==> flow/design.v <==
module a_s(op_a, op_m, as, outp);
   parameter        NBITS = 6;
   input [NBITS:0]  op_a;
   input [NBITS:0]  op_m;
   input            as;
   output [NBITS:0] outp;
   reg [NBITS:0]    outp;
   always @(as or op_a or op_m)
   begin: adder_subt
      if (as == 1'b1)
         outp <= op_a + op_m;
      else
         outp <= op_a - op_m;
   end
endmodule
module div_nr_wsticky(A, B, Q, sticky);
   parameter             NBITS = 6;
   parameter             PBITS = 8;
   input [NBITS-1:0]     A;
   input [NBITS-1:0]     B;
   output [PBITS-1:0]    Q;
   output                sticky;
   parameter [NBITS-1:0] ZEROS = 0;
   reg [NBITS:0]         YY_in[0:PBITS];
   reg [PBITS-1:0]       QQ_in[0:PBITS];
   reg [NBITS:0]         m_cablesIn[0:PBITS];
   wire [NBITS:0]        m_cablesOut[0:PBITS];
   wire [PBITS:0]        a_or_s;
   wire [PBITS-1:0]      QQ;
   wire [NBITS-1:0]      YY;
   wire [NBITS-1:0]      XX;
   assign XX = A;
   assign YY = B;
   assign Q = QQ;
   assign a_or_s[0] = 1'b0;
   always @(*) m_cablesIn[0] <= {1'b0, XX};
   always @(*) YY_in[0] <= {1'b0, YY};
   generate
      begin : xhdl0
         genvar                I;
         for (I = 0; I <= PBITS - 1; I = I + 1)
         begin : divisor
            a_s #(NBITS) int_mod(.op_a(m_cablesIn[I]), .op_m(YY_in[I]), .as(a_or_s[I]), .outp(m_cablesOut[I]));
         end
      end
   endgenerate
   generate
      begin : xhdl1
         genvar                I;
         for (I = 0; I <= PBITS - 1; I = I + 1)
         begin : conex
            assign a_or_s[I + 1] = m_cablesOut[I][NBITS];
            always @(*) m_cablesIn[I + 1] <= {m_cablesOut[I][NBITS - 1:0], 1'b0};
            always @(*) YY_in[I + 1] <= YY_in[I];
            always @(*) QQ_in[I + 1][I] <= a_or_s[I + 1];
            if (I > 0)
            begin : rest
               always @(*) QQ_in[I + 1][I - 1:0] <= QQ_in[I][I - 1:0];
            end
         end
      end
   endgenerate
   generate
      begin : xhdl2
         genvar                I;
         for (I = 0; I <= PBITS - 1; I = I + 1)
         begin : quotient
            assign QQ[I] = (~QQ_in[PBITS][PBITS - 1 - I]);
         end
      end
   endgenerate
   assign sticky = (m_cablesOut[PBITS - 1] == ZEROS) ? 1'b0 : 
                   1'b1;
endmodule
module FP_div(FP_A, FP_B, clk, ce, FP_Z);
   parameter         K = 32;
   parameter         P = 24;
   parameter         E = 8;
   input [K-1:0]     FP_A;
   input [K-1:0]     FP_B;
   input             clk;
   input             ce;
   output [K-1:0]    FP_Z;
   reg [K-1:0]       FP_Z;
   parameter [K-1:0] ZEROS = 1'b0;
   parameter [K-1:0] ONES = 32'hffffffff;
   parameter [E-1:0] BIAS = {1'b0, ONES[E - 2:0]};
   parameter         PBITS = P + 3;
   reg [K-1:0]       A_int;
   reg [K-1:0]       B_int;
   reg [K-1:0]       FP_Z_int;
   wire [E-1:0]      exp_A;
   wire [E-1:0]      exp_B;
   wire [P-1:0]      frac_A;
   wire [P-1:0]      frac_B;
   wire              sign_A;
   wire              sign_B;
   wire              expA_FF;
   wire              expB_FF;
   wire              expA_Z;
   wire              expB_Z;
   wire              fracA_Z;
   wire              fracB_Z;
   wire [E:0]        exp_noBIAS;
   wire [E:0]        exp_Biased;
   wire [E:0]        exp_Biased_Norm;
   wire              isNaN_A;
   wire              isNaN_B;
   wire              isInf_A;
   wire              isInf_B;
   wire              isZero_A;
   wire              isZero_B;
   wire              isNaN;
   wire              isInf;
   wire              isZero;
   wire              sign;
   wire [PBITS-1:0]  frac_div;
   wire [PBITS-1:0]  frac_div_shifted;
   wire [PBITS-2:0]  fr_sh;
   wire [P-2:0]      frac_final;
   wire              underflow;
   wire              overflow;
   wire [E-1:0]      exp_final;
   wire              sticky_bit;
   wire              div_by_zero;
   always @(posedge clk)
      begin
         if (ce == 1'b1)
         begin
            A_int <= FP_A;
            B_int <= FP_B;
         end
      end
   assign sign_A = A_int[K - 1];
   assign sign_B = B_int[K - 1];
   assign exp_A = A_int[K - 2:K - E - 1];
   assign exp_B = B_int[K - 2:K - E - 1];
   assign frac_A = {1'b1, A_int[P - 2:0]};
   assign frac_B = {1'b1, B_int[P - 2:0]};
   assign expA_FF = (A_int[K - 2:K - E - 1] == ONES[K - 2:K - E - 1]) ? 1'b1 : 
                    1'b0;
   assign expB_FF = (B_int[K - 2:K - E - 1] == ONES[K - 2:K - E - 1]) ? 1'b1 : 
                    1'b0;
   assign expA_Z = (A_int[K - 2:K - E - 1] == ZEROS[K - 2:K - E - 1]) ? 1'b1 : 
                   1'b0;
   assign expB_Z = (B_int[K - 2:K - E - 1] == ZEROS[K - 2:K - E - 1]) ? 1'b1 : 
                   1'b0;
   assign fracA_Z = (A_int[P - 2:0] == ZEROS[P - 2:0]) ? 1'b1 : 
                    1'b0;
   assign fracB_Z = (B_int[P - 2:0] == ZEROS[P - 2:0]) ? 1'b1 : 
                    1'b0;
   assign isNaN_A = expA_FF & ((~fracA_Z));
   assign isNaN_B = expB_FF & ((~fracB_Z));
   assign isInf_A = expA_FF;
   assign isInf_B = expB_FF;
   assign isZero_A = expA_Z & fracA_Z;
   assign isZero_B = expB_Z & fracB_Z;
   assign div_by_zero = expB_Z;
   assign isNaN = isNaN_A | isNaN_B;
   assign isInf = isInf_A | isInf_B | div_by_zero;
   assign isZero = isZero_A & (~isZero_B);
   assign exp_noBIAS = ({1'b0, exp_A}) - ({1'b0, exp_B});
   assign exp_Biased = exp_noBIAS + ({1'b0, BIAS});
   assign sign = sign_A ^ sign_B;
   div_nr_wsticky #(P,PBITS) a_div(.A(frac_A), .B(frac_B), .Q(frac_div), .sticky(sticky_bit));
   assign frac_div_shifted = (frac_div[PBITS - 1] == 1'b0) ? {frac_div[PBITS - 2:0], 1'b0} : 
                             frac_div;
   assign exp_Biased_Norm = (frac_div[PBITS - 1] == 1'b0) ? exp_Biased - 1 : 
                            exp_Biased;
   assign exp_final = exp_Biased_Norm[E - 1:0];
   assign overflow = (((exp_Biased_Norm[E:E - 1] == 2'b10) | (exp_Biased_Norm[E:0] == {1'b0, ONES[E - 1:0]}))) ? 1'b1 : 
                     1'b0;
   assign underflow = (((exp_Biased_Norm[E:E - 1] == 2'b11) | (exp_Biased_Norm[E - 1:0] == ZEROS[E - 1:0]))) ? 1'b1 : 
                      1'b0;
   assign fr_sh = frac_div_shifted[PBITS - 2:0];
   assign frac_final = ((fr_sh[2] == 1'b1 & (sticky_bit == 1'b1 | fr_sh[0] == 1'b1 | fr_sh[1] == 1'b1))) ? fr_sh[PBITS - 2:PBITS - P] + 1 : 
                       (((sticky_bit == 1'b1) & (fr_sh[2:0] == 3'b100) & (fr_sh[3] == 1'b1))) ? fr_sh[PBITS - 2:PBITS - P] + 1 : 
                       fr_sh[PBITS - 2:PBITS - P];
   always @(sign or isNaN or isInf or isZero or exp_final or frac_final or underflow or overflow)
   begin: packing
      FP_Z_int[K - 1] <= sign;
      if (isNaN == 1'b1)
      begin
         FP_Z_int[K - 2:P - 1] <= ONES[E - 1:0];
         FP_Z_int[P - 2:0] <= {1'b1, ZEROS[P - 3:0]};
      end
      else if ((isInf == 1'b1) | (overflow == 1'b1))
      begin
         FP_Z_int[K - 2:P - 1] <= ONES[E - 1:0];
         FP_Z_int[P - 2:0] <= ZEROS[P - 2:0];
      end
      else if ((isZero == 1'b1) | (underflow == 1'b1))
      begin
         FP_Z_int[K - 2:P - 1] <= ZEROS[E - 1:0];
         FP_Z_int[P - 2:0] <= ZEROS[P - 2:0];
      end
      else
      begin
         FP_Z_int[K - 2:P - 1] <= exp_final;
         FP_Z_int[P - 2:0] <= frac_final;
      end
   end
   always @(posedge clk)
   begin: final_reg
      begin
         if (ce == 1'b1)
            FP_Z <= FP_Z_int;
      end
   end
endmodule
# --- Tool chain data of FP_div ---
# Each step is given for the RTL above and for the edited RTL.
# "orig" refers to lines of the RTL above, "edited" to lines of the edited file.
# "diff": "edited" minus "orig" as printed here. "change_rel_pct": 100 x difference / "orig".
# Library cell names are shortened.
setup:
  top: "FP_div"
  clk_port: "clk"
  library: "sky130hd"
  lib_corner: "tt_025C_1v80"

# --- Edit of the RTL ---
# Unified diff, file above to edited file.
# The edit is scripted, without regard to the design's behaviour, which it may alter; it was not made to optimise anything.
# begin of diff
@@ -77,5 +77,5 @@
    parameter         P = 24;
    parameter         E = 8;
-   input [K-1:0]     FP_A;
+   input [K/2-1:0]     FP_A;
    input [K-1:0]     FP_B;
    input             clk;
# end of diff

# --- Word-level counts ---
# Source: Yosys, flattened and elaborated. Widths are those after wreduce. Registers that Yosys merges into a memory's read port (data or address) are not register bits. Print and check cells do not count. Equal cells are merged and count once.
bits:
  columns: ["item", "orig", "edited", "diff", "change_rel_pct"]
  rows:
  - ["regBits", 96, 80, -16, -16.67]
  - ["in_bits", 66, 50, -16, -24.24]
  - ["output_inout_bits", 32, 32, 0, 0.00]
op_classes:
  columns: ["item", "orig", "edited", "diff", "change_rel_pct"]
  rows:
  - ["add_sub_neg", 57, 57, 0, 0.00]
  - ["n_eq", 6, 5, -1, -16.67]
  - ["mux", 42, 40, -2, -4.76]
  - ["bitwise", 47, 41, -6, -12.77]
  - ["reduce_and_logical", 8, 7, -1, -12.50]
ops:
  columns: ["cell", "orig", "edited", "diff", "change_rel_pct"]
  rows:
  - ["2-to-1 mux 1 bit", 9, 7, -2, -22.22]
  - ["bitwise OR 1 bit", 9, 7, -2, -22.22]
  - ["bitwise AND 1 bit", 8, 6, -2, -25.00]
  - ["inverter 1 bit", 29, 28, -1, -3.45]
  - ["logical NOT 8 bit", 3, 2, -1, -33.33]
  - ["equality test 8 bit with constant B", 2, 1, -1, -50.00]
  - ["subtractor 8 x 8 -> 9 bit", 1, 0, -1, -100.00]
  - ["XOR 1 bit", 1, 0, -1, -100.00]
  - ["subtractor 1 x 8 -> 9 bit with constant A", 0, 1, 1, null]
# Unchanged operator kinds not shown: 18.

# --- Longest topological paths ---
# Depth = most cells in a row (Yosys ltp): at word level without a register or memory, in the mapped netlist without a sequential cell, where the memories' decode and read muxes count.
depth:
  columns: ["item", "orig", "edited", "diff", "change_rel_pct"]
  rows:
  - ["word_depth", 62, 62, 0, 0.00]
  - ["ABC_AREA", "0", "0", null, null]
  - ["mapped_depth", 460, 449, -11, -2.39]

# --- After synthesis ---
# The flow's flattened synthesis, as Yosys stat reports it; memories are mapped. The netlist is that of the ABC_AREA named above (0 if unset); the other value can give another one.
mapped:
  columns: ["item", "orig", "edited", "diff", "change_rel_pct"]
  rows:
  - ["mapped_cells", 6906, 6907, 1, 0.01]
  - ["yosys_area_um2", 50872.5, 49862.8, -1009.7, -1.98]
  - ["sequential_area_um2", 2882.8, 2402.3, -480.5, -16.67]
  - ["ff_cells", 96, 80, -16, -16.67]
  - ["buffers", 157, 167, 10, 6.37]
by_type:
  columns: ["type", "orig", "edited", "diff", "change_rel_pct"]
  rows:
  - ["nor2_1", 1243, 1158, -85, -6.84]
  - ["clkbuf_1", 79, 127, 48, 60.76]
  - ["a21oi_1", 794, 834, 40, 5.04]
  - ["mux2i_1", 265, 226, -39, -14.72]
  - ["inv_1", 360, 395, 35, 9.72]
  - ["nand2_1", 320, 355, 35, 10.94]
  - ["o21ai_0", 332, 364, 32, 9.64]
  - ["o21bai_1", 312, 340, 28, 8.97]
  - ["buf_4", 23, 0, -23, -100.00]
  - ["ha_1", 1100, 1080, -20, -1.82]
  - ["xor2_1", 110, 93, -17, -15.45]
  - ["edfxtp_1", 96, 80, -16, -16.67]
  - ["nor2b_1", 69, 53, -16, -23.19]
  - ["o211ai_1", 20, 35, 15, 75.00]
  - ["a21o_1", 260, 246, -14, -5.38]
  - ["nand2b_1", 116, 103, -13, -11.21]
  - ["and3_1", 11, 21, 10, 90.91]
  - ["buf_2", 26, 17, -9, -34.62]
# Unchanged cell types not shown: 11.
# The list need not be complete.
# By module: a second synthesis without flattening, with its own total; a netlist apart from the flattened one above.
unflattened:
  columns: ["item", "orig", "edited", "diff", "change_rel_pct"]
  rows:
  - ["cells_unflattened", 7714, 7371, -343, -4.45]
  - ["hier_area_um2", 55191.7, 53456.3, -1735.4, -3.14]
# Rows give one instance, submodules left out.
modules_orig:
  columns: ["mod", "n_inst", "cells", "area_um2", "mod_seq_area_um2"]
  rows:
  - ["a_s (NBITS=24)", 27, 269, 1846.8, 0.0]
  - ["FP_div", 1, 414, 5168.7, 2882.8]
  - ["div_nr_wsticky", 1, 37, 160.2, 0.0]
modules_edited:
  columns: ["mod", "n_inst", "cells", "area_um2", "mod_seq_area_um2"]
  rows:
  - ["a_s (NBITS=24)", 27, 259, 1820.5, 0.0]
  - ["FP_div", 1, 341, 4142.7, 2402.3]
  - ["div_nr_wsticky", 1, 37, 160.2, 0.0]

# --- Timing after synthesis ---
# Path of least setup slack by OpenSTA after synthesis, without wires, with an ideal clock, recovery checks aside; 20% of the period is set as input and as output delay. Where synthesis merged equal registers, the netlist keeps one of their names.
synth_timing:
  columns: ["item", "orig", "edited", "diff", "change_rel_pct"]
  rows:
  - ["path_type", "register to register", "register to register", null, null]
  - ["startpoint", "reg B_int[2]", "reg B_int[2]", null, null]
  - ["endpoint", "reg FP_Z[18]", "reg FP_Z[20]", null, null]
  - ["period_ps", 80000, 80000, 0, 0.00]
  - ["t_first_pin_ps", 0, 0, 0, null]
  - ["arrival_ps", 60649, 62479, 1830, 3.02]
  - ["setup_slack_ps", 19083, 17255, -1828, null]
  - ["delay_ps", 60917, 62745, 1828, 3.00]
  - ["driving_pins", 366, 374, 8, 2.19]
  - ["path_buffers", 24, 30, 6, 25.00]
  - ["synth_period_reached_ps", 60917, 62745, 1828, 3.00]
# "delay_ps" is the arrival time less input delay plus setup time.
# "driving_pins": output pins that drive a net of the path, with the launching flip-flop's if there is one; two outputs of one cell count as two.
# "synth_period_reached_ps" = period - worst setup slack (recovery checks aside). The figure is calculated, with input and output delays left at 20% of the set period.
# The rows between start and end are the longest chain of elaborated cells between them; the timing report does not say that the signal goes this way. Where chains are equally long, one stands for them.
# Each line given opens the expression or statement behind the cell; cells for indexed reads and writes are added by Yosys, which also makes memories of some case tables.
synth_between_orig:
  cell_sequence: "edfxtp_1 inv_1 ha_1 nor2b_1 o31ai_1 nor2b_1 nor2b_1 o21ai_0 nand2b_1 a21o_1 a21oi_1 xnor2_1 ha_1 nor4_1 inv_1 a211oi_1 nor2_1 o31ai_1 (+330 left out) a21o_1 a21o_1 a21o_1 a21o_1 a21o_1 a21o_1 a21o_1 a21o_1 a21oi_1 nor3b_1 o21a_1 nor3_1 xnor2_1 o221ai_1 buf_2 nor4_1 xor2_1 o22ai_1"
  elab_chain_len: 59
  cells_between: 133
synth_rtl_orig:
  columns: ["item", "line_no", "rtl"]
  rows:
  - ["start: declaration", 90, "reg [K-1:0]       B_int;"]
  - ["start: assignment", 131, "B_int <= FP_B;"]
  - ["subtractor 24 x 24 -> 25 bit", 13, "outp <= op_a - op_m;"]
  - ["subtractor 25 x 24 -> 25 bit", 13, null]
  - ["2-to-1 mux 25 bit", 10, "if (as == 1'b1)"]
  - ["subtractor 25 x 24 -> 25 bit", 13, null]
  - ["2-to-1 mux 25 bit", 10, null]
  - ["subtractor 25 x 24 -> 25 bit", 13, null]
  - ["2-to-1 mux 25 bit", 10, null]
  - ["(+44 left out)", null, null]
  - ["2-to-1 mux 25 bit", 10, null]
  - ["inverter 1 bit", 68, "assign QQ[I] = (~QQ_in[PBITS][PBITS - 1 - I]);"]
  - ["2-to-1 mux 26 bit", 166, "assign frac_div_shifted = (frac_div[PBITS - 1] == 1'b0) ? {frac_div[PBITS - 2:0], 1'b0} :"]
  - ["equality test 3 bit", 177, "(((sticky_bit == 1'b1) & (fr_sh[2:0] == 3'b100) & (fr_sh[3] == 1'b1))) ? fr_sh[PBITS - 2:PBITS - P] + 1 :"]
  - ["bitwise AND 1 bit x2", 177, null]
  - ["2-to-1 mux 23 bit", 177, null]
  - ["2-to-1 mux 23 bit", 176, "assign frac_final = ((fr_sh[2] == 1'b1 & (sticky_bit == 1'b1 | fr_sh[0] == 1'b1 | fr_sh[1] == 1'b1))) ? fr_sh[ ..."]
  - ["end: assignment", 207, "FP_Z <= FP_Z_int;"]
  - ["end: declaration", 83, "output [K-1:0]    FP_Z;"]
synth_between_edited:
  cell_sequence: "edfxtp_1 inv_1 ha_1 o21a_1 o21ai_0 a21oi_1 o21ai_0 o21bai_1 a21o_1 a21o_1 a21oi_1 xnor2_1 ha_1 clkbuf_1 or4_1 a2111o_1 o211ai_1 nand2_1 (+338 left out) o21bai_1 a21oi_1 o21bai_1 a21oi_1 o21bai_1 a21oi_1 nor2_1 nor2_1 nor2_1 nor2_1 or4b_1 o211ai_1 xnor2_1 a32oi_4 buf_6 nor4b_1 xnor2_1 nor2_1"
  elab_chain_len: 59
  cells_between: 134
synth_rtl_edited:
  columns: ["item", "line_no", "rtl"]
  rows:
  - ["start: declaration", 90, "reg [K-1:0]       B_int;"]
  - ["start: assignment", 131, "B_int <= FP_B;"]
  - ["subtractor 24 x 24 -> 25 bit", 13, "outp <= op_a - op_m;"]
  - ["subtractor 25 x 24 -> 25 bit", 13, null]
  - ["2-to-1 mux 25 bit", 10, "if (as == 1'b1)"]
  - ["subtractor 25 x 24 -> 25 bit", 13, null]
  - ["2-to-1 mux 25 bit", 10, null]
  - ["subtractor 25 x 24 -> 25 bit", 13, null]
  - ["2-to-1 mux 25 bit", 10, null]
  - ["(+44 left out)", null, null]
  - ["2-to-1 mux 25 bit", 10, null]
  - ["inverter 1 bit", 68, "assign QQ[I] = (~QQ_in[PBITS][PBITS - 1 - I]);"]
  - ["2-to-1 mux 26 bit", 166, "assign frac_div_shifted = (frac_div[PBITS - 1] == 1'b0) ? {frac_div[PBITS - 2:0], 1'b0} :"]
  - ["equality test 3 bit", 177, "(((sticky_bit == 1'b1) & (fr_sh[2:0] == 3'b100) & (fr_sh[3] == 1'b1))) ? fr_sh[PBITS - 2:PBITS - P] + 1 :"]
  - ["bitwise AND 1 bit x2", 177, null]
  - ["2-to-1 mux 23 bit", 177, null]
  - ["2-to-1 mux 23 bit", 176, "assign frac_final = ((fr_sh[2] == 1'b1 & (sticky_bit == 1'b1 | fr_sh[0] == 1'b1 | fr_sh[1] == 1'b1))) ? fr_sh[ ..."]
  - ["end: assignment", 207, "FP_Z <= FP_Z_int;"]
  - ["end: declaration", 83, "output [K-1:0]    FP_Z;"]

# --- Worst path after layout ---
# Path of least setup slack in the final report of each run of pair 1 (OpenROAD, finished layout, wires in). Where an end is a register, its clock arrival counts in the times.
# The path's times are printed in steps of 10 ps; the period is the one set.
layout_timing:
  columns: ["item", "orig", "edited", "diff", "change_rel_pct"]
  rows:
  - ["path_type", "register to register", "register to register", null, null]
  - ["startpoint", "reg B_int[5]", "reg B_int[8]", null, null]
  - ["endpoint", "reg FP_Z[12]", "reg FP_Z[15]", null, null]
  - ["period_ps", 70500, 70500, 0, 0.00]
  - ["t_first_pin_ps", 410, 400, -10, -2.44]
  - ["arrival_ps", 64940, 65890, 950, 1.46]
  - ["setup_slack_ps", 5740, 4740, -1000, null]
  - ["driving_pins", 349, 357, 8, 2.29]
  - ["path_buffers", 15, 9, -6, -40.00]
# The rows between start and end are the longest chain of elaborated cells between them; the timing report does not say that the signal goes this way. Where chains are equally long, one stands for them.
layout_between_orig:
  cell_sequence: "edfxtp_1 buf_8 clkinvlp_4 buf_4 ha_1 o211a_1 o31ai_1 nor2b_1 nor2b_1 o21ai_0 nand2b_1 xor2_1 ha_1 nor2b_1 or2_1 nor4_1 o2bb2ai_1 o21ai_0 (+313 left out) a21o_1 a21o_1 a21o_1 a21o_1 a21o_1 a21o_1 a21o_1 a21o_1 a21o_1 a21oi_1 nor3b_1 o21a_1 nor3_2 xnor2_1 o221a_2 nand3_1 xnor2_2 nor2_1"
  elab_chain_len: 59
  cells_between: 127
layout_rtl_orig:
  columns: ["item", "line_no", "rtl"]
  rows:
  - ["start: declaration", 90, "reg [K-1:0]       B_int;"]
  - ["start: assignment", 131, "B_int <= FP_B;"]
  - ["subtractor 24 x 24 -> 25 bit", 13, "outp <= op_a - op_m;"]
  - ["subtractor 25 x 24 -> 25 bit", 13, null]
  - ["2-to-1 mux 25 bit", 10, "if (as == 1'b1)"]
  - ["subtractor 25 x 24 -> 25 bit", 13, null]
  - ["2-to-1 mux 25 bit", 10, null]
  - ["subtractor 25 x 24 -> 25 bit", 13, null]
  - ["2-to-1 mux 25 bit", 10, null]
  - ["(+44 left out)", null, null]
  - ["2-to-1 mux 25 bit", 10, null]
  - ["inverter 1 bit", 68, "assign QQ[I] = (~QQ_in[PBITS][PBITS - 1 - I]);"]
  - ["2-to-1 mux 26 bit", 166, "assign frac_div_shifted = (frac_div[PBITS - 1] == 1'b0) ? {frac_div[PBITS - 2:0], 1'b0} :"]
  - ["equality test 3 bit", 177, "(((sticky_bit == 1'b1) & (fr_sh[2:0] == 3'b100) & (fr_sh[3] == 1'b1))) ? fr_sh[PBITS - 2:PBITS - P] + 1 :"]
  - ["bitwise AND 1 bit x2", 177, null]
  - ["2-to-1 mux 23 bit", 177, null]
  - ["2-to-1 mux 23 bit", 176, "assign frac_final = ((fr_sh[2] == 1'b1 & (sticky_bit == 1'b1 | fr_sh[0] == 1'b1 | fr_sh[1] == 1'b1))) ? fr_sh[ ..."]
  - ["end: assignment", 207, "FP_Z <= FP_Z_int;"]
  - ["end: declaration", 83, "output [K-1:0]    FP_Z;"]
layout_between_edited:
  cell_sequence: "edfxtp_1 buf_4 inv_1 buf_6 ha_1 a21o_1 a21o_1 a21o_1 or3_1 o21ai_1 o21bai_1 a21o_1 a21o_1 a21oi_1 xnor2_1 ha_1 or4_1 a2111o_1 (+321 left out) o21bai_1 a21oi_1 o21bai_1 a21oi_1 o21bai_1 a21oi_1 o21bai_1 a21o_1 a21oi_1 o21bai_1 a21o_1 a21oi_1 inv_1 a21o_1 a21o_4 nor3_1 xnor2_1 o22ai_1"
  elab_chain_len: 59
  cells_between: 129
layout_rtl_edited:
  columns: ["item", "line_no", "rtl"]
  rows:
  - ["start: declaration", 90, "reg [K-1:0]       B_int;"]
  - ["start: assignment", 131, "B_int <= FP_B;"]
  - ["subtractor 24 x 24 -> 25 bit", 13, "outp <= op_a - op_m;"]
  - ["subtractor 25 x 24 -> 25 bit", 13, null]
  - ["2-to-1 mux 25 bit", 10, "if (as == 1'b1)"]
  - ["subtractor 25 x 24 -> 25 bit", 13, null]
  - ["2-to-1 mux 25 bit", 10, null]
  - ["subtractor 25 x 24 -> 25 bit", 13, null]
  - ["2-to-1 mux 25 bit", 10, null]
  - ["(+44 left out)", null, null]
  - ["2-to-1 mux 25 bit", 10, null]
  - ["inverter 1 bit", 68, "assign QQ[I] = (~QQ_in[PBITS][PBITS - 1 - I]);"]
  - ["2-to-1 mux 26 bit", 166, "assign frac_div_shifted = (frac_div[PBITS - 1] == 1'b0) ? {frac_div[PBITS - 2:0], 1'b0} :"]
  - ["equality test 3 bit", 177, "(((sticky_bit == 1'b1) & (fr_sh[2:0] == 3'b100) & (fr_sh[3] == 1'b1))) ? fr_sh[PBITS - 2:PBITS - P] + 1 :"]
  - ["bitwise AND 1 bit x2", 177, null]
  - ["2-to-1 mux 23 bit", 177, null]
  - ["2-to-1 mux 23 bit", 176, "assign frac_final = ((fr_sh[2] == 1'b1 & (sticky_bit == 1'b1 | fr_sh[0] == 1'b1 | fr_sh[1] == 1'b1))) ? fr_sh[ ..."]
  - ["end: assignment", 207, "FP_Z <= FP_Z_int;"]
  - ["end: declaration", 83, "output [K-1:0]    FP_Z;"]

# --- Layout results ---
# Runs of the flow (Yosys, OpenROAD) on both versions; the two runs of a pair have the same settings. The constraints put input and output delay at 20% of the set period each and load the outputs with 0.01 pF.
settings_pair_1:
  CORE_UTILIZATION: 45
  PLACE_DENSITY: 0.6
  period_ns: 70.5
  CAP_MARGIN: 20
  CORE_MARGIN: 2
  SLEW_MARGIN: 20
measured_pair_1:
  columns: ["item", "orig", "edited", "diff", "change_rel_pct"]
  rows:
  - ["ys_area_um2", 50872.5, 49862.8, -1009.7, -1.98]
  - ["dieArea_um2", 115756.0, 113485.0, -2271.0, -1.96]
  - ["cell_area_final_um2", 55027.8, 53670.2, -1357.6, -2.47]
  - ["post_route_util_frac", 0.49, 0.487, -0.003, null]
  - ["timing.setup.ws_ps", 5741, 4738, -1003, null]
  - ["tns_setup_ps", 0, 0, 0, null]
  - ["period_reached_ps", 64759, 65762, 1003, 1.55]
# "period_reached_ps": clock period set for the run, less the worst setup slack. It is reckoned from that one timing run; input and output delays stay at 20% of the period that was set.
